==> flow/design.v <==
`timescale 1ns / 1ps
module PEv3(
    clk,
    rst, 
    in_en,
    data_horz,
    data_obli,
    data_vert,
    active,
    A,
    B,
    C,
    D,
    E,
    H,
    horz_out,
    obli_out,
    bypass_en,
    opsum
    );
    parameter iWIDTH = 16;
    parameter oWIDTH = 16;
    localparam M_WIDTH = oWIDTH;
    localparam A_WIDTH = oWIDTH;
    input clk, rst, active, in_en, A, B, C, D, E, H;
    input [iWIDTH-1:0] data_horz, data_obli;
    input [A_WIDTH-1:0] data_vert;
    output logic [A_WIDTH-1:0] opsum;
    output logic [iWIDTH-1:0] horz_out, obli_out;
    output logic bypass_en;
    logic [iWIDTH-1:0] data_a_reg;
    always@(posedge clk) begin
        if (rst == 0) begin
            data_a_reg <= 0;
        end
        else if (A_mux && in_en) begin
            data_a_reg <= data_horz;
        end
        else begin
            data_a_reg <= 0;
        end
    end
    logic [iWIDTH-1:0] data_b_reg;
    always@(posedge clk) begin
        if (rst == 0) begin
            data_b_reg <= 0;
        end
        else if (B_mux && in_en) begin
            data_b_reg <= (H_mux)? data_vert[iWIDTH-1:0]: data_obli;
        end 
        else begin
            data_b_reg <= 0;
        end
    end
    reg [M_WIDTH-1:0] m_reg;
    always@(posedge clk) begin
        if (rst == 0) begin
            m_reg <= 0;
        end
        else begin
            m_reg <= data_a_reg * data_b_reg;
        end
    end
    logic [A_WIDTH-1:0] a_wire;
    always@(m_reg or psum_mux) begin
        a_wire <= m_reg + psum_mux;
    end
    reg [A_WIDTH-1:0] psum_reg;
    always@(posedge clk) begin
        if (rst == 0) begin
            psum_reg <= 0;
        end
        else begin
            psum_reg <= a_wire;
        end
    end
    logic [A_WIDTH-1:0] psum_mux;
    always@(psum_reg or C_mux) begin
        if (C_mux == 1) begin
            psum_mux <= psum_reg;
        end
        else begin
            psum_mux <= 0;
        end
    end
    logic [A_WIDTH-1:0] opsum_mux;
    always@(a_wire or data_vert_mux or D_mux) begin
        if (D_mux == 1) begin
            opsum_mux <= a_wire;
        end
        else begin
            opsum_mux <= data_vert_mux;
        end
    end
    always@(posedge clk) begin
        if (rst == 0) begin
            opsum <= 0;
        end
        else begin
         opsum <= opsum_mux;
        end
    end
    logic [A_WIDTH-1:0] data_vert_mux;
    always@(data_vert or E_mux) begin
        if (E_mux == 1) begin
            data_vert_mux <= data_vert;
        end
        else begin
            data_vert_mux <= 0;
        end
    end
    wire A_mux;
    assign A_mux = (active)? A:0;
    wire B_mux;
    assign B_mux = (active)? B:0;
    wire C_mux;
    assign C_mux = (active)? C:0;
    wire D_mux;
    assign D_mux = (active)? D:0;
    wire E_mux;
    assign E_mux = E;
    wire H_mux;
    assign H_mux = (active)? H:0;
    assign horz_out = data_a_reg;
    assign obli_out = data_b_reg;
    always@(posedge clk) begin
        bypass_en <= in_en;
    end
endmodule
`timescale 1ns / 1ps
module ACv2(
    clk,
    rst,
    ipsum,
    bn_param_in_en,
    bn_param_in,
    config_bits,
    in_en,
    F,
    data_out,
    data_out_en,
    bn_param_out,
    bn_param_out_en
    );
    parameter IN_WIDTH = 32;  
    parameter ACC_WIDTH = 35;  
    parameter BN_SCALE_WIDTH = 16;
    parameter BN_SHIFT_WIDTH = 16;
    localparam BN_PARAM_WIDTH = BN_SCALE_WIDTH + BN_SHIFT_WIDTH;  
    input logic clk, rst, in_en, F, bn_param_in_en;
    input [2:0] config_bits;
    input logic [IN_WIDTH-1:0] ipsum;
    input [BN_PARAM_WIDTH-1:0] bn_param_in;
    output [ACC_WIDTH-1:0] data_out;
    output logic [BN_PARAM_WIDTH-1:0] bn_param_out;
    output logic bn_param_out_en, data_out_en;
    logic [IN_WIDTH-1:0] ipsum_reg;
    always@(posedge clk) begin
        if (~rst) begin
            ipsum_reg <= 0;
        end
        else if (in_en) begin
            ipsum_reg <= ipsum;
        end
        else begin
            ipsum_reg <= 0;
        end
    end
    logic [ACC_WIDTH-1:0] add_node;
    logic [ACC_WIDTH-1:0] psum_reg;
    always@(posedge clk) begin
        if (~rst) begin
            psum_reg <= 0;
        end
        else begin
            psum_reg <= add_node;
        end
    end
    logic in_en_dly;
    always@(posedge clk) begin
        in_en_dly <= in_en;
    end
    logic [ACC_WIDTH-1:0] psum_mux;
    assign psum_mux = (config_bits[2] & in_en_dly)? psum_reg:0;
    assign add_node = ipsum_reg + psum_mux;
    logic [BN_PARAM_WIDTH-1:0] bn_param_reg;
    always@(posedge clk) begin
        if (~rst) begin
            bn_param_reg <= 0;
        end
        else if (bn_param_in_en) begin
            bn_param_reg <= bn_param_in;
        end
    end
    logic [BN_SCALE_WIDTH-1:0] bn_scale;
    assign bn_scale = bn_param_reg[BN_PARAM_WIDTH-1:BN_PARAM_WIDTH-BN_SCALE_WIDTH];
    logic [BN_SHIFT_WIDTH-1:0] bn_shift;
    assign bn_shift = bn_param_reg[BN_SCALE_WIDTH-1:0];
    logic [BN_SCALE_WIDTH+ACC_WIDTH-1:0] bn_scale_node;
    assign bn_scale_node = add_node * bn_scale;
    logic [BN_SCALE_WIDTH+ACC_WIDTH:0] be_shift_node;
    assign be_shift_node = bn_scale_node + bn_shift;
    logic [BN_SCALE_WIDTH+ACC_WIDTH:0] bn_mux;
    assign bn_mux = (config_bits[0])? be_shift_node: add_node;
    logic [BN_SCALE_WIDTH+ACC_WIDTH:0] relu_node;
    assign relu_node = ($signed(bn_mux) > $signed(0))? bn_mux: 0;
    logic [BN_SCALE_WIDTH+ACC_WIDTH:0] relu_mux;
    assign relu_mux = (config_bits[1])? relu_node: bn_mux;
    assign data_out = relu_mux;
    assign data_out_en = F;
    always@(posedge clk) begin
        bn_param_out_en <= bn_param_in_en;
    end
    always@(posedge clk) begin
        bn_param_out <= bn_param_in;
    end
endmodule
`timescale 1ns / 1ps
module SystolicBank_v2(
	clk,
	rst,
	in_en,
	conv_mm,
	isac,
	isrelu,
	isbn,
	active_1,
	active_2,
	active_3,
	data_in_horz_1,
	data_in_horz_2,
	data_in_horz_3,
	data_in_obli_1,
	data_in_obli_2,
	data_in_obli_3,
	data_in_obli_4,
	data_in_obli_5,
	data_in_obli_6,
	bn_param_in,
	bn_param_in_en,
	A_1,
	A_2,
	A_3,
	A_4,
	B_1,
	B_2,
	B_3,
	B_4,
	C_1,
	C_2,
	C_3,
	C_4,
	D_1,
	D_2,
	D_3,
	D_4,
	E_1,
	E_2,
	E_3,
	E_4,
	F_1,
	F_2,
	F_3,
	F_4,
	G_1,
	G_2,
	G_3,
	G_4,
	H_1,
	H_2,
	H_3,
	H_4,
	dout_en_1,
	dout_en_2,
	dout_en_3,
	dout_en_4,
	dout_1,
	dout_2,
	dout_3,
	dout_4
);
	parameter nCols = 4;
	parameter nRows = 3;
	parameter iWidth = 8;
	parameter oWidth = 8;
	localparam MODE_CONV = 0; localparam MODE_MM = 1;
	input clk, rst, in_en, conv_mm, isac, isrelu, isbn;
	input active_1;
	input active_2;
	input active_3;
	input [7:0] data_in_horz_1;
	input [7:0] data_in_horz_2;
	input [7:0] data_in_horz_3;
	input [7:0] data_in_obli_1;
	input [7:0] data_in_obli_2;
	input [7:0] data_in_obli_3;
	input [7:0] data_in_obli_4;
	input [7:0] data_in_obli_5;
	input [7:0] data_in_obli_6;
	input [15:0] bn_param_in;
	input bn_param_in_en;
	input A_1;
	input A_2;
	input A_3;
	input A_4;
	input B_1;
	input B_2;
	input B_3;
	input B_4;
	input C_1;
	input C_2;
	input C_3;
	input C_4;
	input D_1;
	input D_2;
	input D_3;
	input D_4;
	input E_1;
	input E_2;
	input E_3;
	input E_4;
	input F_1;
	input F_2;
	input F_3;
	input F_4;
	input G_1;
	input G_2;
	input G_3;
	input G_4;
	input H_1;
	input H_2;
	input H_3;
	input H_4;
	output [7:0] dout_1;
	output [7:0] dout_2;
	output [7:0] dout_3;
	output [7:0] dout_4;
	output dout_en_1;
	output dout_en_2;
	output dout_en_3;
	output dout_en_4;
	logic bypass_en_1_0;
	logic bypass_en_1_1;
	logic bypass_en_1_2;
	logic bypass_en_1_3;
	logic bypass_en_1_4;
	logic bypass_en_2_0;
	logic bypass_en_2_1;
	logic bypass_en_2_2;
	logic bypass_en_2_3;
	logic bypass_en_2_4;
	logic bypass_en_3_0;
	logic bypass_en_3_1;
	logic bypass_en_3_2;
	logic bypass_en_3_3;
	logic bypass_en_3_4;
	logic [7:0] data_in_vert_1_1;
	logic [7:0] data_in_vert_1_2;
	logic [7:0] data_in_vert_1_3;
	logic [7:0] data_in_vert_1_4;
	logic [7:0] data_in_vert_2_1;
	logic [7:0] data_in_vert_2_2;
	logic [7:0] data_in_vert_2_3;
	logic [7:0] data_in_vert_2_4;
	logic [7:0] data_in_vert_3_1;
	logic [7:0] data_in_vert_3_2;
	logic [7:0] data_in_vert_3_3;
	logic [7:0] data_in_vert_3_4;
	logic [7:0] data_in_vert_4_1;
	logic [7:0] data_in_vert_4_2;
	logic [7:0] data_in_vert_4_3;
	logic [7:0] data_in_vert_4_4;
	logic [7:0] data_in_horz_1_0;
	logic [7:0] data_in_horz_1_1;
	logic [7:0] data_in_horz_1_2;
	logic [7:0] data_in_horz_1_3;
	logic [7:0] data_in_horz_1_4;
	logic [7:0] data_in_horz_2_0;
	logic [7:0] data_in_horz_2_1;
	logic [7:0] data_in_horz_2_2;
	logic [7:0] data_in_horz_2_3;
	logic [7:0] data_in_horz_2_4;
	logic [7:0] data_in_horz_3_0;
	logic [7:0] data_in_horz_3_1;
	logic [7:0] data_in_horz_3_2;
	logic [7:0] data_in_horz_3_3;
	logic [7:0] data_in_horz_3_4;
	logic [7:0] data_in_horz_4_0;
	logic [7:0] data_in_horz_4_1;
	logic [7:0] data_in_horz_4_2;
	logic [7:0] data_in_horz_4_3;
	logic [7:0] data_in_horz_4_4;
	logic [7:0] data_in_obli_1_0;
	logic [7:0] data_in_obli_1_1;
	logic [7:0] data_in_obli_1_2;
	logic [7:0] data_in_obli_1_3;
	logic [7:0] data_in_obli_1_4;
	logic [7:0] data_in_obli_2_0;
	logic [7:0] data_in_obli_2_1;
	logic [7:0] data_in_obli_2_2;
	logic [7:0] data_in_obli_2_3;
	logic [7:0] data_in_obli_2_4;
	logic [7:0] data_in_obli_3_0;
	logic [7:0] data_in_obli_3_1;
	logic [7:0] data_in_obli_3_2;
	logic [7:0] data_in_obli_3_3;
	logic [7:0] data_in_obli_3_4;
	logic [7:0] data_in_obli_4_0;
	logic [7:0] data_in_obli_4_1;
	logic [7:0] data_in_obli_4_2;
	logic [7:0] data_in_obli_4_3;
	logic [7:0] data_in_obli_4_4;
	logic [15:0] bn_param_out_1;
	logic [15:0] bn_param_out_2;
	logic [15:0] bn_param_out_3;
	logic [15:0] bn_param_out_4;
	logic bn_param_out_en_1;
	logic bn_param_out_en_2;
	logic bn_param_out_en_3;
	logic bn_param_out_en_4;
	assign data_in_vert_4_1 = (conv_mm == MODE_CONV)? 0: data_in_obli_3;
	assign data_in_vert_4_2 = (conv_mm == MODE_CONV)? 0: data_in_obli_4;
	assign data_in_vert_4_3 = (conv_mm == MODE_CONV)? 0: data_in_obli_5;
	assign data_in_vert_4_4 = (conv_mm == MODE_CONV)? 0: data_in_obli_6;
	assign bypass_en_1_0 = in_en;
	assign bypass_en_2_0 = in_en;
	assign bypass_en_3_0 = in_en;
	assign data_in_horz_1_0 = data_in_horz_1;
	assign data_in_horz_2_0 = data_in_horz_2;
	assign data_in_horz_3_0 = data_in_horz_3;
	assign data_in_obli_2_0 = (conv_mm == MODE_CONV)? data_in_obli_1: 0;
	assign data_in_obli_3_0 = (conv_mm == MODE_CONV)? data_in_obli_2: 0;
	assign data_in_obli_4_0 = (conv_mm == MODE_CONV)? data_in_obli_3: 0;
	assign data_in_obli_4_1 = (conv_mm == MODE_CONV)? data_in_obli_4: 0;
	assign data_in_obli_4_2 = (conv_mm == MODE_CONV)? data_in_obli_5: 0;
	assign data_in_obli_4_3 = (conv_mm == MODE_CONV)? data_in_obli_6: 0;
	PEv3 # (.iWIDTH(iWidth), .oWIDTH(oWidth)) p_1_1(.clk(clk), .rst(rst), .in_en(bypass_en_1_0), .data_vert(data_in_vert_2_1), .active(active_1), .data_horz(data_in_horz_1_0), .data_obli(data_in_obli_2_0), .A(A_1), .B(B_1), .C(C_1), .D(D_1), .E(E_1), .H(H_1), .horz_out(data_in_horz_1_1), .obli_out(data_in_obli_1_1), .bypass_en(bypass_en_1_1), .opsum(data_in_vert_1_1));
	PEv3 # (.iWIDTH(iWidth), .oWIDTH(oWidth)) p_1_2(.clk(clk), .rst(rst), .in_en(bypass_en_1_1), .data_vert(data_in_vert_2_2), .active(active_1), .data_horz(data_in_horz_1_1), .data_obli(data_in_obli_2_1), .A(A_2), .B(B_2), .C(C_2), .D(D_2), .E(E_2), .H(H_2), .horz_out(data_in_horz_1_2), .obli_out(data_in_obli_1_2), .bypass_en(bypass_en_1_2), .opsum(data_in_vert_1_2));
	PEv3 # (.iWIDTH(iWidth), .oWIDTH(oWidth)) p_1_3(.clk(clk), .rst(rst), .in_en(bypass_en_1_2), .data_vert(data_in_vert_2_3), .active(active_1), .data_horz(data_in_horz_1_2), .data_obli(data_in_obli_2_2), .A(A_3), .B(B_3), .C(C_3), .D(D_3), .E(E_3), .H(H_3), .horz_out(data_in_horz_1_3), .obli_out(data_in_obli_1_3), .bypass_en(bypass_en_1_3), .opsum(data_in_vert_1_3));
	PEv3 # (.iWIDTH(iWidth), .oWIDTH(oWidth)) p_1_4(.clk(clk), .rst(rst), .in_en(bypass_en_1_3), .data_vert(data_in_vert_2_4), .active(active_1), .data_horz(data_in_horz_1_3), .data_obli(data_in_obli_2_3), .A(A_4), .B(B_4), .C(C_4), .D(D_4), .E(E_4), .H(H_4), .horz_out(data_in_horz_1_4), .obli_out(data_in_obli_1_4), .bypass_en(bypass_en_1_4), .opsum(data_in_vert_1_4));
	PEv3 # (.iWIDTH(iWidth), .oWIDTH(oWidth)) p_2_1(.clk(clk), .rst(rst), .in_en(bypass_en_2_0), .data_vert(data_in_vert_3_1), .active(active_2), .data_horz(data_in_horz_2_0), .data_obli(data_in_obli_3_0), .A(A_1), .B(B_1), .C(C_1), .D(D_1), .E(E_1), .H(H_1), .horz_out(data_in_horz_2_1), .obli_out(data_in_obli_2_1), .bypass_en(bypass_en_2_1), .opsum(data_in_vert_2_1));
	PEv3 # (.iWIDTH(iWidth), .oWIDTH(oWidth)) p_2_2(.clk(clk), .rst(rst), .in_en(bypass_en_2_1), .data_vert(data_in_vert_3_2), .active(active_2), .data_horz(data_in_horz_2_1), .data_obli(data_in_obli_3_1), .A(A_2), .B(B_2), .C(C_2), .D(D_2), .E(E_2), .H(H_2), .horz_out(data_in_horz_2_2), .obli_out(data_in_obli_2_2), .bypass_en(bypass_en_2_2), .opsum(data_in_vert_2_2));
	PEv3 # (.iWIDTH(iWidth), .oWIDTH(oWidth)) p_2_3(.clk(clk), .rst(rst), .in_en(bypass_en_2_2), .data_vert(data_in_vert_3_3), .active(active_2), .data_horz(data_in_horz_2_2), .data_obli(data_in_obli_3_2), .A(A_3), .B(B_3), .C(C_3), .D(D_3), .E(E_3), .H(H_3), .horz_out(data_in_horz_2_3), .obli_out(data_in_obli_2_3), .bypass_en(bypass_en_2_3), .opsum(data_in_vert_2_3));
	PEv3 # (.iWIDTH(iWidth), .oWIDTH(oWidth)) p_2_4(.clk(clk), .rst(rst), .in_en(bypass_en_2_3), .data_vert(data_in_vert_3_4), .active(active_2), .data_horz(data_in_horz_2_3), .data_obli(data_in_obli_3_3), .A(A_4), .B(B_4), .C(C_4), .D(D_4), .E(E_4), .H(H_4), .horz_out(data_in_horz_2_4), .obli_out(data_in_obli_2_4), .bypass_en(bypass_en_2_4), .opsum(data_in_vert_2_4));
	PEv3 # (.iWIDTH(iWidth), .oWIDTH(oWidth)) p_3_1(.clk(clk), .rst(rst), .in_en(bypass_en_3_0), .data_vert(data_in_vert_4_1), .active(active_3), .data_horz(data_in_horz_3_0), .data_obli(data_in_obli_4_0), .A(A_1), .B(B_1), .C(C_1), .D(D_1), .E(E_1), .H(H_1), .horz_out(data_in_horz_3_1), .obli_out(data_in_obli_3_1), .bypass_en(bypass_en_3_1), .opsum(data_in_vert_3_1));
	PEv3 # (.iWIDTH(iWidth), .oWIDTH(oWidth)) p_3_2(.clk(clk), .rst(rst), .in_en(bypass_en_3_1), .data_vert(data_in_vert_4_2), .active(active_3), .data_horz(data_in_horz_3_1), .data_obli(data_in_obli_4_1), .A(A_2), .B(B_2), .C(C_2), .D(D_2), .E(E_2), .H(H_2), .horz_out(data_in_horz_3_2), .obli_out(data_in_obli_3_2), .bypass_en(bypass_en_3_2), .opsum(data_in_vert_3_2));
	PEv3 # (.iWIDTH(iWidth), .oWIDTH(oWidth)) p_3_3(.clk(clk), .rst(rst), .in_en(bypass_en_3_2), .data_vert(data_in_vert_4_3), .active(active_3), .data_horz(data_in_horz_3_2), .data_obli(data_in_obli_4_2), .A(A_3), .B(B_3), .C(C_3), .D(D_3), .E(E_3), .H(H_3), .horz_out(data_in_horz_3_3), .obli_out(data_in_obli_3_3), .bypass_en(bypass_en_3_3), .opsum(data_in_vert_3_3));
	PEv3 # (.iWIDTH(iWidth), .oWIDTH(oWidth)) p_3_4(.clk(clk), .rst(rst), .in_en(bypass_en_3_3), .data_vert(data_in_vert_4_4), .active(active_3), .data_horz(data_in_horz_3_3), .data_obli(data_in_obli_4_3), .A(A_4), .B(B_4), .C(C_4), .D(D_4), .E(E_4), .H(H_4), .horz_out(data_in_horz_3_4), .obli_out(data_in_obli_3_4), .bypass_en(bypass_en_3_4), .opsum(data_in_vert_3_4));
	ACv2 # (.IN_WIDTH(oWidth), .ACC_WIDTH(oWidth), .BN_SCALE_WIDTH(oWidth), .BN_SHIFT_WIDTH(oWidth)) ac_1(.clk(clk), .rst(rst), .config_bits({isac, isrelu, isbn}), .in_en(G_1), .ipsum(data_in_vert_1_1), .F(F_1), .bn_param_in_en(bn_param_in_en), .bn_param_in(bn_param_in), .bn_param_out(bn_param_out_1), .bn_param_out_en(bn_param_out_en_1), .data_out_en(dout_en_1), .data_out(dout_1));
	ACv2 # (.IN_WIDTH(oWidth), .ACC_WIDTH(oWidth), .BN_SCALE_WIDTH(oWidth), .BN_SHIFT_WIDTH(oWidth)) ac_2(.clk(clk), .rst(rst), .config_bits({isac, isrelu, isbn}), .in_en(G_2), .ipsum(data_in_vert_1_2), .F(F_2), .bn_param_in_en(bn_param_out_en_1), .bn_param_in(bn_param_out_1), .bn_param_out(bn_param_out_2), .bn_param_out_en(bn_param_out_en_2), .data_out_en(dout_en_2), .data_out(dout_2));
	ACv2 # (.IN_WIDTH(oWidth), .ACC_WIDTH(oWidth), .BN_SCALE_WIDTH(oWidth), .BN_SHIFT_WIDTH(oWidth)) ac_3(.clk(clk), .rst(rst), .config_bits({isac, isrelu, isbn}), .in_en(G_3), .ipsum(data_in_vert_1_3), .F(F_3), .bn_param_in_en(bn_param_out_en_2), .bn_param_in(bn_param_out_2), .bn_param_out(bn_param_out_3), .bn_param_out_en(bn_param_out_en_3), .data_out_en(dout_en_3), .data_out(dout_3));
	ACv2 # (.IN_WIDTH(oWidth), .ACC_WIDTH(oWidth), .BN_SCALE_WIDTH(oWidth), .BN_SHIFT_WIDTH(oWidth)) ac_4(.clk(clk), .rst(rst), .config_bits({isac, isrelu, isbn}), .in_en(G_4), .ipsum(data_in_vert_1_4), .F(F_4), .bn_param_in_en(bn_param_out_en_3), .bn_param_in(bn_param_out_3), .bn_param_out(bn_param_out_4), .bn_param_out_en(bn_param_out_en_4), .data_out_en(dout_en_4), .data_out(dout_4));
endmodule
`timescale 1ns / 1ps
module DFSMv2(
    clk,
    rst,
    start,
    config_bits,
    in_en,
    start_out,
    in_en_bypass,
    A, B, C, D, E, F, G, H
    );
    parameter MAX_nPERIOD = 8;
    parameter MAX_nLMAC = 3*512*8;
    parameter MAX_nSHFT = 192;
    localparam CONF_REG_LEN = $clog2(MAX_nPERIOD) + $clog2(MAX_nLMAC) + $clog2(MAX_nSHFT);
    localparam MAC_CNT_WIDTH = (MAX_nLMAC > MAX_nSHFT)? MAX_nLMAC:MAX_nSHFT;
    input clk, rst, start, in_en;
    input [CONF_REG_LEN:0] config_bits;
    output logic start_out, in_en_bypass, A, B, C, D, E, F, G, H;
    localparam S0 = 0; localparam S1 = 1; localparam S2 = 2; localparam S0p = 3;
    localparam mdCONV = 0; localparam mdMM = 1;
    logic mode;
    assign mode = config_bits[CONF_REG_LEN];
    logic [$clog2(MAX_nPERIOD)-1:0] config_nPeriod;
    assign config_nPeriod = config_bits[CONF_REG_LEN-1:CONF_REG_LEN-$clog2(MAX_nPERIOD)];
    logic [$clog2(MAX_nLMAC)-1:0] config_nLMAC;
    assign config_nLMAC = config_bits[CONF_REG_LEN-$clog2(MAX_nPERIOD)-1:CONF_REG_LEN-$clog2(MAX_nPERIOD)-$clog2(MAX_nLMAC)];
    logic [$clog2(MAX_nSHFT)-1:0] config_nSHFT;
    assign config_nSHFT = config_bits[CONF_REG_LEN-$clog2(MAX_nPERIOD)-$clog2(MAX_nLMAC)-1:0];
    reg [1:0] state;
    always@(posedge clk) begin
        if (rst == 0) begin
            state <= S0;
        end
        else begin
            case (state)
                S0: begin
                        if (start) begin
                            state <= S0p;
                        end
                    end
                S0p: begin
                        if (in_en) begin
                            state <= S1;
                        end
                     end
                S1: begin
                        if (!(mac_count < config_nLMAC-1)) begin
                            state <= S2;
                        end 
                        else begin
                            if (~in_en) begin
                                state <= S0p;
                            end
                        end
                    end
                S2: begin
                        if (!(mac_count < config_nSHFT-1)) begin
                            if (period_count < config_nPeriod-1) begin
                                state <= (in_en)? S1:S0p;
                            end
                            else begin
                                state <= S0;
                            end
                        end
                    end
            endcase
        end
    end
    reg [$clog2(MAC_CNT_WIDTH)-1:0] mac_count;
    always@(posedge clk) begin
        if (~rst) begin
            mac_count <= 0;
        end
        else begin
            if (state == S1) begin
                if (mac_count < config_nLMAC-1) begin
                    mac_count <= mac_count + 1;
                end
                else begin
                    mac_count <= 0;
                end
            end
            else if (state == S2) begin
                if (mac_count < config_nSHFT-1) begin
                    mac_count <= mac_count + 1;
                end
                else begin
                    mac_count <= 0;
                end
            end
            else if (state == S0p) begin
                mac_count <= mac_count;
            end
            else begin
                mac_count <= 0;
            end
        end
    end
    reg [$clog2(MAX_nPERIOD)-1:0] period_count;
    always@(posedge clk) begin
        if (rst == 0) begin
            period_count <= 0;
        end
        else if (state == S0) begin
            period_count <= 0;
        end
        else if (state == S2 && (!(mac_count == MAX_nSHFT-1))) begin
            if (period_count < config_nPeriod-1) begin
                period_count <= period_count + 1;
            end
            else begin
                period_count <= 0;
            end
        end
    end
    always@(state) begin
        if (state == S1) begin
            A = 1;
        end
        else begin
            A = 0;
        end
    end
    always@(state) begin
        if (state == S1 || state == S0p) begin
            B = 1;
        end
        else begin
            B = 0;
        end
    end
    always@(posedge clk) begin
        if (state == S1 || state == S0p) begin
            C <= 1;
        end
        else begin
            C <= 0;
        end
    end
    always@(posedge clk) begin
        if (state == S1) begin
            D <= 1;
        end
        else begin
            D <= 0;
        end
    end
    always@(posedge clk) begin
        if (state == S2) begin
            E <= 1;
        end
        else begin
            E <= 0;
        end
    end
    reg [MAX_nSHFT-1:0] F_dly;
    always@(posedge clk) begin
        if (rst == 0) begin
            F_dly <= 0;
        end
        else if (state == S2 && mac_count == 0) begin
            F_dly <= {F_dly[MAX_nSHFT-2:0], 1'b1};
        end
        else begin
            F_dly <= {F_dly[MAX_nSHFT-2:0], 1'b0};
        end
    end
    always@(posedge clk) begin
        if (rst == 0) begin
            F <= 0;
        end
        else begin
            F <= F_dly[config_nSHFT-1];
        end
    end
    always@(posedge clk) begin
        G <= (state == S2)? 1:0;
    end
    always@(posedge clk) begin
        H <= (mode == mdMM && state == S1)? 1: 0;
    end
    always@(posedge clk) begin
        in_en_bypass <= in_en;
    end
    always@(posedge clk) begin
        start_out <= start;
    end
endmodule
`timescale 1ns / 1ps
module DFSMv3(
    clk,
    rst,
    start,
    config_bits,
    all_data_rdy,
    in_en,
    start_out,
    in_en_bypass,
    data_preread,
    A, B, C, D, E, F, G, H
    );
    parameter MAX_nPERIOD = 8;
    parameter MAX_nLMAC = 3*512*8;
    parameter MAX_nSHFT = 192;
    localparam CONF_REG_LEN = $clog2(MAX_nPERIOD) + $clog2(MAX_nLMAC) + $clog2(MAX_nSHFT);
    localparam MAC_CNT_WIDTH = (MAX_nLMAC > MAX_nSHFT)? MAX_nLMAC:MAX_nSHFT;
    input clk, rst, start, all_data_rdy, in_en;
    input [CONF_REG_LEN:0] config_bits;
    output logic start_out, in_en_bypass, data_preread, A, B, C, D, E, F, G, H;
    localparam S0 = 0; localparam S1 = 1; localparam S2 = 2; localparam S0p = 3;
    localparam mdCONV = 0; localparam mdMM = 1;
    logic mode;
    assign mode = config_bits[CONF_REG_LEN];
    logic [$clog2(MAX_nPERIOD)-1:0] config_nPeriod;
    assign config_nPeriod = config_bits[CONF_REG_LEN-1:CONF_REG_LEN-$clog2(MAX_nPERIOD)];
    logic [$clog2(MAX_nLMAC)-1:0] config_nLMAC;
    assign config_nLMAC = config_bits[CONF_REG_LEN-$clog2(MAX_nPERIOD)-1:CONF_REG_LEN-$clog2(MAX_nPERIOD)-$clog2(MAX_nLMAC)];
    logic [$clog2(MAX_nSHFT)-1:0] config_nSHFT;
    assign config_nSHFT = config_bits[CONF_REG_LEN-$clog2(MAX_nPERIOD)-$clog2(MAX_nLMAC)-1:0];
    reg [1:0] state;
    always@(posedge clk) begin
        if (rst == 0) begin
            state <= S0;
        end
        else begin
            case (state)
                S0: begin
                        if (start) begin
                            state <= S0p;
                        end
                    end
                S0p: begin
                        if (all_data_rdy) begin
                            state <= S1;
                        end
                     end
                S1: begin
                        if (!(mac_count < config_nLMAC-1)) begin
                            state <= S2;
                        end 
                        else begin
                            if (~all_data_rdy) begin
                                state <= S0p;
                            end
                        end
                    end
                S2: begin
                        if (!(mac_count < config_nSHFT-1)) begin
                            if (period_count < config_nPeriod-1) begin
                                state <= (all_data_rdy)? S1:S0p;
                            end
                            else begin
                                state <= S0;
                            end
                        end
                    end
            endcase
        end
    end
    reg [$clog2(MAC_CNT_WIDTH)-1:0] mac_count;
    always@(posedge clk) begin
        if (~rst) begin
            mac_count <= 0;
        end
        else begin
            if (state == S1) begin
                if (mac_count < config_nLMAC-1) begin
                    mac_count <= mac_count + 1;
                end
                else begin
                    mac_count <= 0;
                end
            end
            else if (state == S2) begin
                if (mac_count < config_nSHFT-1) begin
                    mac_count <= mac_count + 1;
                end
                else begin
                    mac_count <= 0;
                end
            end
            else if (state == S0p) begin
                mac_count <= mac_count;
            end
            else begin
                mac_count <= 0;
            end
        end
    end
    reg [$clog2(MAX_nPERIOD)-1:0] period_count;
    always@(posedge clk) begin
        if (rst == 0) begin
            period_count <= 0;
        end
        else if (state == S0) begin
            period_count <= 0;
        end
        else if (state == S2 && (!(mac_count == MAX_nSHFT-1))) begin
            if (period_count < config_nPeriod-1) begin
                period_count <= period_count + 1;
            end
            else begin
                period_count <= 0;
            end
        end
    end
    logic A_dly;
    always@(posedge clk) begin
        if (state == S1) begin
            A_dly <= 1;
        end
        else begin
            A_dly <= 0;
        end
    end
    always@(posedge clk) begin
        A <= A_dly;
    end
    logic B_dly;
    always@(posedge clk) begin
        if (state == S1 || state == S0p) begin
            B_dly <= 1;
        end
        else begin
            B_dly <= 0;
        end
    end
    always@(posedge clk) begin
        B <= B_dly;
    end
    logic [1:0] C_dly;
    always@(posedge clk) begin
        if (state == S1 || state == S0p) begin
            C_dly <= {C_dly[0], 1'b1};
        end
        else begin
            C_dly <= {C_dly[0], 1'b0};
        end
    end
    always@(posedge clk) begin
        C <= C_dly[1];
    end
    logic [2:0] D_dly;
    always@(posedge clk) begin
        if (state == S1) begin
            D_dly <= {D_dly[1:0], 1'b1};
        end
        else begin
            D_dly <= {D_dly[1:0], 1'b0};
        end
    end
    always@(posedge clk) begin
        D <= D_dly[2];
    end
    logic [1:0] E_dly;
    always@(posedge clk) begin
        E_dly <= (state == S2)? {E_dly[0], 1'b1} : {E_dly[0], 1'b0}; 
    end
    always@(posedge clk) begin
        E <= E_dly[1];
    end
    reg [MAX_nSHFT+1:0] F_dly;
    always@(posedge clk) begin
        if (rst == 0) begin
            F_dly <= 0;
        end
        else if (state == S2 && mac_count == 0) begin
            F_dly <= {F_dly[MAX_nSHFT:0], 1'b1};
        end
        else begin
            F_dly <= {F_dly[MAX_nSHFT:0], 1'b0};
        end
    end
    always@(posedge clk) begin
        if (rst == 0) begin
            F <= 0;
        end
        else begin
            F <= F_dly[config_nSHFT+1];
        end
    end
    logic [1:0] G_dly;
    always@(posedge clk) begin
        G_dly <= (state == S2)? {G_dly[0], 1'b1}:{G_dly[0], 1'b0};
    end
    always@(posedge clk) begin
        G <= G_dly[1];
    end
    logic [1:0] H_dly;
    always@(posedge clk) begin
        H_dly <= (mode == mdMM && state == S1)? {H_dly[0], 1'b1}: {H_dly[0], 1'b0};
    end
    always@(posedge clk) begin
        H <= H_dly[1];
    end
    always@(posedge clk) begin
        in_en_bypass <= in_en;
    end
    always@(posedge clk) begin
        start_out <= start;
    end
    assign data_preread = (state == S1)? 1: 0;
endmodule
module SystolicCore(
	input clk,
	input rst,
	input start,
	input mode_conv_mm,
	input isac,
	input isrelu,
	input isbn,
	input [22:0] dfsm_config,
	input all_data_rdy,
	input pe_config_1_1,
	input pe_config_1_2,
	input pe_config_1_3,
	input pe_config_2_1,
	input pe_config_2_2,
	input pe_config_2_3,
	input [7:0] data_horz_1_1,
	input [7:0] data_horz_1_2,
	input [7:0] data_horz_1_3,
	input [7:0] data_horz_2_1,
	input [7:0] data_horz_2_2,
	input [7:0] data_horz_2_3,
	input [7:0] data_obli_1,
	input [7:0] data_obli_2,
	input [7:0] data_obli_3,
	input [7:0] data_obli_4,
	input [7:0] data_obli_5,
	input [7:0] data_obli_6,
	input [15:0] data_bn_1,
	input [15:0] data_bn_2,
	input data_bn_en,
	output data_preread,
	output [7:0] dout_1_1,
	output [7:0] dout_1_2,
	output [7:0] dout_1_3,
	output [7:0] dout_1_4,
	output [7:0] dout_2_1,
	output [7:0] dout_2_2,
	output [7:0] dout_2_3,
	output [7:0] dout_2_4,
	output dout_en_1_1,
	output dout_en_1_2,
	output dout_en_1_3,
	output dout_en_1_4,
	output dout_en_2_1,
	output dout_en_2_2,
	output dout_en_2_3,
	output dout_en_2_4
);
	parameter nCols = 4;
	parameter nRows = 3;
	parameter iWidth = 8;
	parameter oWidth = 8;
	parameter DFSM_MAX_nPERIOD = 512;
	parameter DFSM_MAX_nLMAC = 3072;
	parameter DFSM_MAX_nSHFT = 3;
	logic A_1, A_2, A_3, A_4;
	logic B_1, B_2, B_3, B_4;
	logic C_1, C_2, C_3, C_4;
	logic D_1, D_2, D_3, D_4;
	logic E_1, E_2, E_3, E_4;
	logic F_1, F_2, F_3, F_4;
	logic G_1, G_2, G_3, G_4;
	logic H_1, H_2, H_3, H_4;
	logic dfsm_data_en_1, dfsm_data_en_2, dfsm_data_en_3, dfsm_data_en_4;
	logic start_bypass_1, start_bypass_2, start_bypass_3, start_bypass_4;
	logic array_data_en;
	always@(posedge clk) begin
		if (~rst) begin
			array_data_en <= 0;
		end
		else begin
			array_data_en <= data_preread;
		end
	end
	SystolicBank_v2 # (.iWidth(iWidth), .oWidth(oWidth), .nRows(nRows), .nCols(nCols)) bank_1(.clk(clk), .rst(rst), .in_en(array_data_en), .conv_mm(mode_conv_mm), .isac(isac), .isrelu(isrelu), .isbn(isbn), .bn_param_in_en(data_bn_en), .bn_param_in(data_bn_1), .active_1(pe_config_1_1), .active_2(pe_config_1_2), .active_3(pe_config_1_3), .data_in_horz_1(data_horz_1_1), .data_in_horz_2(data_horz_1_2), .data_in_horz_3(data_horz_1_3), .data_in_obli_1(data_obli_1), .data_in_obli_2(data_obli_2), .data_in_obli_3(data_obli_3), .data_in_obli_4(data_obli_4), .data_in_obli_5(data_obli_5), .data_in_obli_6(data_obli_6), .A_1(A_1), .A_2(A_2), .A_3(A_3), .A_4(A_4), .B_1(B_1), .B_2(B_2), .B_3(B_3), .B_4(B_4), .C_1(C_1), .C_2(C_2), .C_3(C_3), .C_4(C_4), .D_1(D_1), .D_2(D_2), .D_3(D_3), .D_4(D_4), .E_1(E_1), .E_2(E_2), .E_3(E_3), .E_4(E_4), .F_1(F_1), .F_2(F_2), .F_3(F_3), .F_4(F_4), .G_1(G_1), .G_2(G_2), .G_3(G_3), .G_4(G_4), .H_1(H_1), .H_2(H_2), .H_3(H_3), .H_4(H_4), .dout_en_1(dout_en_1_1), .dout_en_2(dout_en_1_2), .dout_en_3(dout_en_1_3), .dout_en_4(dout_en_1_4), .dout_1(dout_1_1), .dout_2(dout_1_2), .dout_3(dout_1_3), .dout_4(dout_1_4));
	SystolicBank_v2 # (.iWidth(iWidth), .oWidth(oWidth), .nRows(nRows), .nCols(nCols)) bank_2(.clk(clk), .rst(rst), .in_en(array_data_en), .conv_mm(mode_conv_mm), .isac(isac), .isrelu(isrelu), .isbn(isbn), .bn_param_in_en(data_bn_en), .bn_param_in(data_bn_2), .active_1(pe_config_2_1), .active_2(pe_config_2_2), .active_3(pe_config_2_3), .data_in_horz_1(data_horz_2_1), .data_in_horz_2(data_horz_2_2), .data_in_horz_3(data_horz_2_3), .data_in_obli_1(data_obli_1), .data_in_obli_2(data_obli_2), .data_in_obli_3(data_obli_3), .data_in_obli_4(data_obli_4), .data_in_obli_5(data_obli_5), .data_in_obli_6(data_obli_6), .A_1(A_1), .A_2(A_2), .A_3(A_3), .A_4(A_4), .B_1(B_1), .B_2(B_2), .B_3(B_3), .B_4(B_4), .C_1(C_1), .C_2(C_2), .C_3(C_3), .C_4(C_4), .D_1(D_1), .D_2(D_2), .D_3(D_3), .D_4(D_4), .E_1(E_1), .E_2(E_2), .E_3(E_3), .E_4(E_4), .F_1(F_1), .F_2(F_2), .F_3(F_3), .F_4(F_4), .G_1(G_1), .G_2(G_2), .G_3(G_3), .G_4(G_4), .H_1(H_1), .H_2(H_2), .H_3(H_3), .H_4(H_4), .dout_en_1(dout_en_2_1), .dout_en_2(dout_en_2_2), .dout_en_3(dout_en_2_3), .dout_en_4(dout_en_2_4), .dout_1(dout_2_1), .dout_2(dout_2_2), .dout_3(dout_2_3), .dout_4(dout_2_4));
	DFSMv3 # (.MAX_nPERIOD(DFSM_MAX_nPERIOD), .MAX_nLMAC(DFSM_MAX_nLMAC), .MAX_nSHFT(DFSM_MAX_nSHFT)) fsm_1(.clk(clk), .rst(rst), .config_bits({mode_conv_mm, dfsm_config}), .all_data_rdy(all_data_rdy), .in_en(array_data_en), .start(start), .data_preread(data_preread), .in_en_bypass(dfsm_data_en_1), .start_out(start_bypass_1), .A(A_1), .B(B_1), .C(C_1), .D(D_1), .E(E_1), .F(F_1), .G(G_1), .H(H_1));
	DFSMv2 # (.MAX_nPERIOD(DFSM_MAX_nPERIOD), .MAX_nLMAC(DFSM_MAX_nLMAC), .MAX_nSHFT(DFSM_MAX_nSHFT)) fsm_2(.clk(clk), .rst(rst), .config_bits({mode_conv_mm, dfsm_config}), .in_en(dfsm_data_en_1), .start(start_bypass_1), .in_en_bypass(dfsm_data_en_2), .start_out(start_bypass_2), .A(A_2), .B(B_2), .C(C_2), .D(D_2), .E(E_2), .F(F_2), .G(G_2), .H(H_2));
	DFSMv2 # (.MAX_nPERIOD(DFSM_MAX_nPERIOD), .MAX_nLMAC(DFSM_MAX_nLMAC), .MAX_nSHFT(DFSM_MAX_nSHFT)) fsm_3(.clk(clk), .rst(rst), .config_bits({mode_conv_mm, dfsm_config}), .in_en(dfsm_data_en_2), .start(start_bypass_2), .in_en_bypass(dfsm_data_en_3), .start_out(start_bypass_3), .A(A_3), .B(B_3), .C(C_3), .D(D_3), .E(E_3), .F(F_3), .G(G_3), .H(H_3));
	DFSMv2 # (.MAX_nPERIOD(DFSM_MAX_nPERIOD), .MAX_nLMAC(DFSM_MAX_nLMAC), .MAX_nSHFT(DFSM_MAX_nSHFT)) fsm_4(.clk(clk), .rst(rst), .config_bits({mode_conv_mm, dfsm_config}), .in_en(dfsm_data_en_3), .start(start_bypass_3), .in_en_bypass(dfsm_data_en_4), .start_out(start_bypass_4), .A(A_4), .B(B_4), .C(C_4), .D(D_4), .E(E_4), .F(F_4), .G(G_4), .H(H_4));
endmodule
# From RTL to reports: SystolicCore
# What the tools print for SystolicCore, step after step.
# Line numbers count from 1 in the design file above.
# Operators: Yosys type, input widths -> output width; for muxes data width and select width s.
# Cell names lack the library's common part.
# A cell with n/a has no value.
[design]
top_module = "SystolicCore"
clk_port = "clk"
library = "sky130hd"
lib_corner = "tt_025C_1v80"

# Elaborated design
# Yosys after proc, flatten, opt, wreduce and memory -nomap, before mapping. Memory bits, and registers merged into a memory's read port (data or address), are not among the register bits. Print and check cells are not counted.
[bits]
word_cells = 839
output_inout_bits = 73
reg_bits = 1471
input_bits = 166
[classes]
shifts = 4
n_logic = 5
multipliers = 32
eq_ne = 36
muxes = 337
n_cmp = 20
add_sub_neg = 52
n_reduce_logical = 140
[op_table]
columns = ["op", "count"]
rows = [
  ["$mul 8x8->8", 24],
  ["$mul 8x8->16", 8],
  ["$mux 8", 126],
  ["$lt 12x32->1", 8],
  ["$add 8x8->8", 32],
  ["$mux 12", 20],
  ["$mux 1", 147],
  ["$add 16x8->17", 8],
  ["$gt 17x1->1 const B", 8],
  ["$mux 17", 8],
  ["$lt 9x32->1", 4],
  ["$reduce_and 2->1", 52],
  ["$logic_and 1x1->1", 60],
  ["$mux 2", 28],
  ["$add 12x1->12 const B", 4],
  ["$eq 12x2->1 const B", 4],
  ["$logic_not 12->1", 4],
  ["$add 9x1->9 const B", 4],
  ["$mux 9", 4],
  ["$pmux 2 s4", 4],
  ["$ne 2x2->1 const B", 12],
  ["$reduce_and 5->1", 4],
  ["$eq 2x2->1 const B", 8],
  ["$reduce_bool 4->1", 4],
  ["$sub 12x1->13 const B", 1],
  ["$ne 3x1->1 const B", 4],
  ["$ne 3x3->1 const B", 4],
  ["$sub 9x1->10 const B", 1],
]
# Other operator kinds: 11; their cells: 31.

# Depth
# Depth = most cells in a row (Yosys ltp): at word level without a register or memory, in the mapped netlist without a sequential cell, where the memories' decode and read muxes count.
[depth]
depth_word = 9
ABC_AREA = 0
mapped_depth = 28
depth_no_buf = 26

# After synthesis
# Source: synth_stat.txt of the flow (Yosys; design flattened, memories mapped). It holds for the ABC_AREA given above (unset counts as 0); a run with the other value may have another netlist.
[types]
columns = ["cell_type", "count", "type_area_um2"]
rows = [
  ["dfxtp_1", 1469, 2.94E+04],
  ["fa_1", 672, 1.35E+04],
  ["ha_1", 1067, 1.34E+04],
  ["and2_1", 1337, 8.36E+03],
  ["inv_1", 1209, 4.54E+03],
  ["xnor2_1", 475, 4160.24],
  ["nand2_1", 964, 3618.47],
  ["nor2_1", 769, 2.89E+03],
  ["a21oi_1", 470, 2.35E+03],
  ["xor2_1", 244, 2137.05],
  ["and3_1", 296, 1.85E+03],
  ["mux2i_1", 176, 1761.69],
  ["nand3_1", 321, 1.61E+03],
  ["a21o_1", 165, 1.24E+03],
  ["clkbuf_1", 277, 1.04E+03],
  ["o21bai_1", 60, 450.432],
  ["o21ai_0", 88, 440.422],
  ["nor2b_1", 63, 394.128],
]
# Not listed: further types 64, cells in them 546.
[mapped]
cell_count = 10668
ff_cells = 1469
sequential_area_um2 = 29408.2
n_buf = 324
mapped_area_um2 = 96929.2
# The figures by module come from a second, unflattened synthesis with its own total; it is not the netlist above.
[hier_totals]
hier_cells = 11098
area_unflattened_um2 = 101603.7
# Rows give one instance, submodules left out.
[by_module]
columns = ["mod", "n_inst", "mod_area_um2", "n_cells", "mod_seq_area_um2"]
rows = [
  ["PEv3", 24, 2428.6, 270, 820.8],
  ["ACv2", 8, 3998.8, 409, 1001.0],
  ["DFSMv2", 3, 2486.1, 288, 700.7],
  ["DFSMv3", 1, 2756.4, 304, 920.9],
  ["SystolicBank_v2", 2, 543.0, 88, 0.0],
  ["SystolicCore", 1, 26.3, 2, 20.0],
]

# Timing after synthesis
# Source: OpenSTA report_checks on the synthesized netlist (no wires, ideal clock, input and output delay 20% of the period each), path of least setup slack; recovery checks are left aside. Register names are those of the netlist, which keeps one name where synthesis merged equal registers.
[synth_timing]
path_type = "input -> output"
startpoint = "in isac"
endpoint = "out dout_1_3[0]"
t_first_pin_ps = 2400
path_stages = 27
period_ps = 12000
slack_ps = 920
output_delay_ps = 2400
arrival_ps = 8680
n_path_buf = 4
in_delay_ps = 2400
delay_ps = 6280
t_required_ps = 9600
synth_period_reached_ps = 11080
# "delay_ps" = arrival - input delay + setup time.
# At an output port there is no setup time.
# "path_stages" counts driving pins, that of a launching flip-flop among them; a cell with two outputs on the path counts twice.
# "synth_period_reached_ps" = period - worst setup slack (recovery checks aside). The figure is calculated, with input and output delays left at 20% of the set period.
# The rows between start and end are the longest chain of elaborated cells between them; the timing report does not say that the signal goes this way. Where chains are equally long, one stands for them.
# Each line given opens the expression or statement behind the cell; cells for indexed reads and writes are added by Yosys, which also makes memories of some case tables.
[synth_via]
cell_sequence = "clkbuf_1 clkbuf_1 clkbuf_1 and3_1 ha_1 fa_1 a211oi_1 o21bai_1 a21oi_1 xnor2_1 clkbuf_1 and2_1 fa_1 fa_1 inv_1 fa_1 fa_1 inv_1 ha_1 o21ai_0 o21ai_0 a21oi_1 mux2_2 nor4_1 a41o_1 a31o_2 nor2_1"
elab_chain_cells = 9
cone_cells = 9
cone_lines = 7
cone_classes = "add/sub (2); mul (1); compare (1); mux (4); logic (1)"
[synth_rtl]
columns = ["item", "line", "rtl"]
rows = [
  ["from (decl)", 863, "input isac,"],
  ["$and 1x1->1", 184, "assign psum_mux = (config_bits[2] & in_en_dly)? psum_reg:0;"],
  ["$mux 8", 184, ""],
  ["$add 8x8->8", 185, "assign add_node = ipsum_reg + psum_mux;"],
  ["$mul 8x8->16", 200, "assign bn_scale_node = add_node * bn_scale;"],
  ["$add 16x8->17", 202, "assign be_shift_node = bn_scale_node + bn_shift;"],
  ["$mux 17", 204, "assign bn_mux = (config_bits[0])? be_shift_node: add_node;"],
  ["$gt 17x1->1", 206, "assign relu_node = ($signed(bn_mux) > $signed(0))? bn_mux: 0;"],
  ["$mux 8", 206, ""],
  ["$mux 8", 208, "assign relu_mux = (config_bits[1])? relu_node: bn_mux;"],
  ["to (decl)", 892, "output [7:0] dout_1_3,"],
]

# Timing after layout
# Path of least setup slack in the final report of record 1 (OpenROAD, finished layout, wires in). Where an end is a register, its clock arrival counts in the times.
# The path's times are printed in steps of 10 ps; the period is the one set.
[layout_timing]
path_type = "input -> output"
startpoint = "in isac"
endpoint = "out dout_2_3[0]"
arrival_ps = 7550
t_required_ps = 5590
slack_ps = -1950
in_delay_ps = 1400
period_ps = 6990
output_delay_ps = 1400
n_path_buf = 3
t_first_pin_ps = 1400
path_stages = 27
# The rows between start and end are the longest chain of elaborated cells between them; the timing report does not say that the signal goes this way. Where chains are equally long, one stands for them.
[layout_via]
cell_sequence = "buf_16 and3_4 ha_4 inv_2 fa_2 nor2b_2 o31a_1 mux2i_2 nand2_2 and2_4 fa_1 fa_1 fa_1 inv_1 fa_1 inv_2 ha_4 and2_1 a211o_1 o41ai_4 xor2_1 nand2_1 o41ai_2 a21o_2 buf_12 nor2_4 buf_6"
elab_chain_cells = 9
cone_cells = 9
cone_lines = 7
cone_classes = "add/sub (2); mul (1); compare (1); mux (4); logic (1)"
[layout_rtl]
columns = ["item", "line", "rtl"]
rows = [
  ["from (decl)", 863, "input isac,"],
  ["$and 1x1->1", 184, "assign psum_mux = (config_bits[2] & in_en_dly)? psum_reg:0;"],
  ["$mux 8", 184, ""],
  ["$add 8x8->8", 185, "assign add_node = ipsum_reg + psum_mux;"],
  ["$mul 8x8->16", 200, "assign bn_scale_node = add_node * bn_scale;"],
  ["$add 16x8->17", 202, "assign be_shift_node = bn_scale_node + bn_shift;"],
  ["$mux 17", 204, "assign bn_mux = (config_bits[0])? be_shift_node: add_node;"],
  ["$gt 17x1->1", 206, "assign relu_node = ($signed(bn_mux) > $signed(0))? bn_mux: 0;"],
  ["$mux 8", 206, ""],
  ["$mux 8", 208, "assign relu_mux = (config_bits[1])? relu_node: bn_mux;"],
  ["to (decl)", 896, "output [7:0] dout_2_3,"],
]

# Top module SystolicCore; platform sky130hd; tools Yosys and OpenROAD; 5 stored runs in no particular order. Input and output delays are each 20% of the period that was set; the output load is 0.01 pF.
# "achievedPeriod_ps" means the clock period less the worst setup slack. The figure is calculated, with input and output delays left at 20% of the set period.
# "timing.worst_path_ps" is the time allowed to the run's worst setup path (the clock period less input and output delay, where it has them) less its slack. Clock arrival times count: a late capture clock shortens it, a late launch clock lengthens it.
# "power_uw": no workload was simulated; the value follows from the tool's default switching activity.
# "timing.worst_path_ps" is given in steps of 10 ps.

[[run]]
name = "record 1"
[run.settings]
CELL_PAD_IN_SITES_DETAIL_PLACEMENT = 1
CELL_PAD_IN_SITES_GLOBAL_PLACEMENT = 1
CORE_MARGIN = 7
CORE_UTILIZATION = 52
CTS_CLUSTER_DIAMETER = 224
CTS_CLUSTER_SIZE = 32
MAX_ROUTING_LAYER = "met4"
MIN_ROUTING_LAYER = "met1"
PLACE_DENSITY_LB_ADDON = 0.15
SLEW_MARGIN = 35
TNS_END_PERCENT = 85
period_ns = 6.99
CAP_MARGIN = 20
[run.results]
synthesis_area_um2 = 96929.2
die_um2 = 198689.0
final_stdcell_area_um2 = 109010.0
finish.utilization_frac = 0.588
worst_setup_slack_ps = -1954
total_negative_slack_ps = -107219
holdWs_ps = 334
power_uw = 13538
achievedPeriod_ps = 8944
timing.worst_path_ps = 6150
worst_setup_path_type = "input -> output"

[[run]]
name = "record 2"
[run.settings]
CELL_PAD_IN_SITES_DETAIL_PLACEMENT = 1
CELL_PAD_IN_SITES_GLOBAL_PLACEMENT = 1
CORE_MARGIN = 5
CORE_UTILIZATION = 56
CTS_CLUSTER_DIAMETER = 253
CTS_CLUSTER_SIZE = 18
TNS_END_PERCENT = 85
period_ns = 6.99
CAP_MARGIN = 20
SLEW_MARGIN = 20
[run.results]
synthesis_area_um2 = 96929.2
die_um2 = 181510.0
final_stdcell_area_um2 = 109404.0
finish.utilization_frac = 0.636
worst_setup_slack_ps = -2031
total_negative_slack_ps = -107345
holdWs_ps = 327
power_uw = 14817
achievedPeriod_ps = 9021
timing.worst_path_ps = 6220
worst_setup_path_type = "input -> output"

[[run]]
name = "record 3"
[run.settings]
ABC_AREA = 0
CAP_MARGIN = 40
CELL_PAD_IN_SITES_DETAIL_PLACEMENT = 2
CORE_ASPECT_RATIO = 0.55
CORE_UTILIZATION = 51
GPL_ROUTABILITY_DRIVEN = 0
HOLD_SLACK_MARGIN = -0.05
MIN_ROUTING_LAYER = "met1"
PLACE_DENSITY = 0.76
SETUP_SLACK_MARGIN = 2.9
TNS_END_PERCENT = 60
period_ns = 18.1
CORE_MARGIN = 2
SLEW_MARGIN = 20
[run.results]
outcome = "unfinished; error DPL-0033 in placement"

[[run]]
name = "record 4"
[run.settings]
CAP_MARGIN = 30
CELL_PAD_IN_SITES_DETAIL_PLACEMENT = 2
CELL_PAD_IN_SITES_GLOBAL_PLACEMENT = 1
CORE_ASPECT_RATIO = 1.01
CORE_MARGIN = 3
CORE_UTILIZATION = 26
CTS_CLUSTER_DIAMETER = 112
CTS_CLUSTER_SIZE = 13
GPL_ROUTABILITY_DRIVEN = 0
MAX_ROUTING_LAYER = "met4"
PLACE_DENSITY_LB_ADDON = 0.02
SETUP_SLACK_MARGIN = 2.07
SLEW_MARGIN = 30
period_ns = 7.3
[run.results]
synthesis_area_um2 = 96929.2
die_um2 = 380165.0
final_stdcell_area_um2 = 115653.0
finish.utilization_frac = 0.313
worst_setup_slack_ps = -1775
total_negative_slack_ps = -100568
holdWs_ps = 328
power_uw = 16275
achievedPeriod_ps = 9075
timing.worst_path_ps = 6160
worst_setup_path_type = "input -> output"

[[run]]
name = "record 5"
[run.settings]
CORE_UTILIZATION = 45
PLACE_DENSITY = 0.6
period_ns = 8.08
CAP_MARGIN = 20
CORE_MARGIN = 2
SLEW_MARGIN = 20
[run.results]
synthesis_area_um2 = 96929.2
die_um2 = 219127.0
final_stdcell_area_um2 = 113658.0
finish.utilization_frac = 0.53
worst_setup_slack_ps = -1206
total_negative_slack_ps = -60220
holdWs_ps = 326
power_uw = 16247
achievedPeriod_ps = 9286
timing.worst_path_ps = 6050
worst_setup_path_type = "input -> output"
